==> flow/design.v <==
module matrix_mul(
    input wire clk,
    input wire reset,
    input wire start,
    input wire [8:0][7:0] matrix_a,
    input wire [8:0][7:0] matrix_b,
    output reg [8:0][15:0] result,
    output reg done
);
reg [3:0] state;
reg [3:0] i, j, k;
reg [15:0] sum;
localparam IDLE = 4'd0, MULTIPLY = 4'd1, DONE = 4'd2;
always @(posedge clk or posedge reset) begin
    if (reset) begin
        state <= IDLE;
        done <= 0;
        i <= 0;
        j <= 0;
        k <= 0;
        sum <= 0;
    end else begin
        case (state)
            IDLE: begin
                if (start) begin
                    state <= MULTIPLY;
                    i <= 0;
                    j <= 0;
                    k <= 0;
                    sum <= 0;
                    done <= 0;
                end
            end
            MULTIPLY: begin
                if (k == 3) begin
                    result[i*3 + j] <= sum;
                    sum <= 0;
                    k <= 0;
                    if (j == 2) begin
                        j <= 0;
                        if (i == 2) begin
                            state <= DONE;
                        end else begin
                            i <= i + 1;
                        end
                    end else begin
                        j <= j + 1;
                    end
                end else begin
                    sum <= sum + matrix_a[i*3 + k] * matrix_b[k*3 + j];
                    k <= k + 1;
                end
            end
            DONE: begin
                done <= 1;
                state <= IDLE;
            end
        endcase
    end
end
endmodule
* Tool chain data of matrix_mul *
Tool output for the design above, in the order of the flow.
Line numbers count from 1 in the design file above.
Operators carry their Yosys type and port widths (W data, S select, Z words).
Library cell names are shortened.
The mark - stands for no value.

inputs
  design top = matrix_mul
  clock = clk
  standard-cell library = sky130hd
  timing corner = tt_025C_1v80

* After elaboration *
Source: Yosys, flattened and elaborated, memories not mapped. Widths are those after wreduce. Registers that Yosys merges into a memory's read port (data or address) are not register bits. Print and check cells do not count. Equal cells are merged and count once.

operators by class
  add/subtract/negate cells = 8
  $mul = 3
  muxes and demuxes = 20
  shift operators = 4
  equality and inequality tests = 10
  bitwise operators = 4
  reductions and logical operators = 10

operator list
  cell                         count
  $and A144 B144 Y144          1
  $or A144 B144 Y144           1
  $not A144 Y144               1
  $shift A16 B33 Y144          1
  $shift A16 B33 Y144 const A  1
  $shiftx A72 B11 Y8           2
  $mul A8 B8 Y16               1
  $mux W4                      11
  $neg A32 Y33                 1
  $pmux W16 S2                 1
  $mux W16                     2
  $add A28 B4 Y28              1
  $mul A4 B2 Y6 const B        2
  $pmux W4 S2                  3
  $add A16 B16 Y16             1
  $eq A4 B2 Y1 const B         4
  $add A6 B4 Y7                2
  $add A4 B1 Y4 const B        3
  $pmux W4 S3                  1
  $ne A2 B2 Y1 const B         5
  $reduce_and A5 Y1            2
  $reduce_and A3 Y1            2
  $reduce_and A2 Y1            2
  $reduce_bool A2 Y1           2
  $eq A4 B1 Y1 const B         1
  $logic_not A4 Y1             1
  $reduce_bool A3 Y1           1
  $pmux W1 S2                  1

Other operator kinds: 2; their cells: 2.

bit counts
  word-level cells = 66
  input bits = 147
  output and inout port bits = 145
  bits in registers = 177

* Depth *
Depth = most cells in a row (Yosys ltp): at word level without a register or memory, in the mapped netlist without a sequential cell, where the memories' decode and read muxes count.

depth
  word-level depth = 7
  ABC_AREA = 0
  mapped depth = 30
  mapped depth without buffers = 29

* Mapped cells and area *
The flow's flattened synthesis, as Yosys stat reports it; memories are mapped. The netlist is that of the ABC_AREA named above (0 if unset); the other value can give another one.

mapped netlist
  flip-flop cells = 176
  chip area (Yosys) = 0.0122142 sq mm
  mapped cells = 964
  buffer cells = 49
  sequential part of the area = 0.0051262 sq mm

cells by type
  cell type  count  area in all (sq um)
  edfxtp_1   144    4.32E+03
  fa_1       57     1.14E+03
  mux2_2     90     1.01E+03
  dfrtp_1    31     775.744
  ha_1       61     763.232
  mux4_2     32     720.691
  mux2_4     36     540.518
  inv_1      96     360.346
  nand2_1    69     258.998
  mux2i_1    21     210.202
  a21oi_1    29     145.139
  nor2_1     38     142.637
  a22o_1     15     131.376
  xnor2_1    15     131.376
  mux2_1     10     112.608
  o21ai_0    22     110.106
  clkbuf_1   28     105.101
  nand3_1    21     105.101

Not listed: further types 46, cells in them 149.

* Path before layout *
Path of least setup slack by OpenSTA after synthesis, without wires, with an ideal clock, recovery checks aside; 20% of the period is set as input and as output delay. Where synthesis merged equal registers, the netlist keeps one of their names.

path post-synthesis
  path type = input -> register
  start = input reset
  end = register result
  arrival time = 11780 ps
  library setup time = 824 ps
  buffers on the path = 0
  required time = 9176 ps
  driving pins on the path = 1
  period = 10000 ps
  input delay = 2000 ps
  setup slack = -2603 ps
  path delay = 10604 ps
  launch time at the first pin = 2000 ps
  period reached after synthesis = 12603 ps

"path delay" = arrival - input delay + setup time.
"driving pins on the path" counts driving pins, that of a launching flip-flop among them; a cell with two outputs on the path counts twice.
"period reached after synthesis" = period - worst setup slack (recovery checks aside). The figure is calculated, with input and output delays left at 20% of the set period.
An end named without its bit number is one bit of that signal or, where synthesis recoded a state register, one of its new flip-flops.
Between the ends stands the longest chain of elaborated cells between them, by number of cells; it is not shown to be the way that was timed. Of several equally long chains one is given.
Each line given opens the expression or statement behind the cell; cells for indexed reads and writes are added by Yosys, which also makes memories of some case tables.

between the ends, post-synthesis
  cells stage by stage = nor3_1
  cells in the longest elaborated chain = 2
  elaborated cells on any way between the ends = 2
  source lines of those cells = 0
  those cells by class = 1 x logic; 1 x reduce/logical

ends and longest elaborated chain, post-synthesis
  item               RTL line  text
  from (decl)        3         input wire reset,
  $not A1 Y1         -
  $reduce_and A3 Y1  -
  to (assign)        36        result[i*3 + j] <= sum;
  to (decl)          7         output reg [8:0][15:0] result,

* Path in the finished layout *
From the final timing report of stored run 1: the path of least setup slack in the routed layout; clock arrival at registers is part of the times.
The report prints the path's times to 10 ps; the period is as set.

path post-layout
  path type = register -> register
  start = register i[0]
  end = register sum[14]
  setup slack = 400 ps
  driving pins on the path = 28
  required time = 7460 ps
  buffers on the path = 3
  period = 7120 ps
  launch time at the first pin = 440 ps
  library setup time = 100 ps
  arrival time = 7060 ps

Between the ends stands the longest chain of elaborated cells between them, by number of cells; it is not shown to be the way that was timed. Of several equally long chains one is given.
At most two assigning lines are given for a register; there are more.

between the ends, post-layout
  cells stage by stage = dfrtp_1 > buf_4 > inv_1 > ha_1 > buf_4 > inv_1 > ha_1 > a21o_1 > a21oi_2 > xnor2_2 > clkdlybuf4s15_2 > nand3_1 > o21ai_0 > and2_4 > nand2_1 > fa_1 > inv_1 > fa_1 > fa_1 > fa_1 > ha_1 > or2_2 > a21oi_2 > o31ai_1 > or4_1 > o311a_1 > xor2_1 > a22o_1
  cells in the longest elaborated chain = 7
  elaborated cells on any way between the ends = 7
  those cells by class = 2 x add/sub; 2 x mul; 1 x shift; 2 x mux

ends and longest elaborated chain, post-layout
  item                RTL line  text
  from (decl)         11        reg [3:0] i, j, k;
  from (assign)       18        i <= 0;
  from (assign)       44        i <= i + 1;
  $mul A4 B2 Y6       50        sum <= sum + matrix_a[i*3 + k] * matrix_b[k*3 + j];
  $add A6 B4 Y7       50
  $shiftx A72 B11 Y8  50
  $mul A8 B8 Y16      50
  $add A16 B16 Y16    50
  $mux W16            35        if (k == 3) begin
  $pmux W16 S2        23        case (state)
  to (assign)         21        sum <= 0;
  to (assign)         50
  to (decl)           12        reg [15:0] sum;

Appendix: measured runs

Module matrix_mul, platform sky130hd: 5 stored runs of the flow (Yosys, OpenROAD) with differing settings, in no particular order. Input and output delays are each 20% of the period that was set; the output load is 0.01 pF.
"clock period reached": clock period set for the run, less the worst setup slack. It is reckoned from that one timing run; input and output delays stay at 20% of the period that was set.
"time of the worst setup path" is the time allowed to the run's worst setup path (the clock period less input and output delay, where it has them) less its slack. Clock arrival times count: a late capture clock shortens it, a late launch clock lengthens it.
"total power of the final layout" rests on the timing tool's default activity at the inputs, not on a simulated workload.
"time of the worst setup path" is known to 10 ps.
Among the settings, -- means not set for that run.
Results: -- = not shown.

setting or result                        stored run 1          stored run 2  stored run 3          stored run 4          stored run 5
CAP_MARGIN                               5                     35            20                    20                    20
CORE_MARGIN                              7                     2             2                     7                     2
CORE_UTILIZATION                         20                    66            37                    20                    60
GPL_TIMING_DRIVEN                        1                     1             --                    0                     --
PLACE_DENSITY_LB_ADDON                   0.04                  0.15          --                    0.28                  0.12
SETUP_SLACK_MARGIN                       0.14                  --            --                    0.48                  --
SLEW_MARGIN                              0                     20            20                    10                    20
period_ns                                7.12                  12.9          7.91                  4.44                  5.8
ABC_AREA                                 --                    1             --                    --                    0
CELL_PAD_IN_SITES_DETAIL_PLACEMENT       --                    2             --                    2                     2
GPL_ROUTABILITY_DRIVEN                   --                    1             --                    0                     0
MAX_ROUTING_LAYER                        --                    met4          --                    met5                  met4
MIN_ROUTING_LAYER                        --                    met2          --                    met2                  --
PLACE_DENSITY                            --                    --            0.6                   --                    --
CELL_PAD_IN_SITES_GLOBAL_PLACEMENT       --                    --            --                    0                     0
CORE_ASPECT_RATIO                        --                    --            --                    0.5                   --
HOLD_SLACK_MARGIN                        --                    --            --                    0.17                  0.06
CTS_CLUSTER_DIAMETER                     --                    --            --                    --                    214
TNS_END_PERCENT                          --                    --            --                    --                    80
post-route worst hold slack (ps)         514                   --            510                   555                   --
std-cell area (final layout) (sq mm)     0.0174342             --            0.0161993             0.0188468             --
overall die area (sq mm)                 0.0681863             --            0.0344808             0.0686069             --
worst setup slack after layout (ps)      401                   --            470                   -2532                 --
time of the worst setup path (ps)        6720                  --            7440                  6970                  --
type of the worst setup path             register -> register  --            register -> register  register -> register  --
clock period reached (ps)                6719                  --            7440                  6972                  --
final setup TNS (ps)                     0                     --            0                     -26306                --
total power of the final layout (mW)     2.224                 --            1.971                 3.615                 --
area of the synthesized netlist (sq mm)  0.0122142             --            0.0122142             0.0122142             --
utilization (%)                          28.9                  --            49.8                  31.5                  --

Stored run 2: no final report: placement broke off with a tool error
Stored run 5: no final report: placement broke off with a tool error
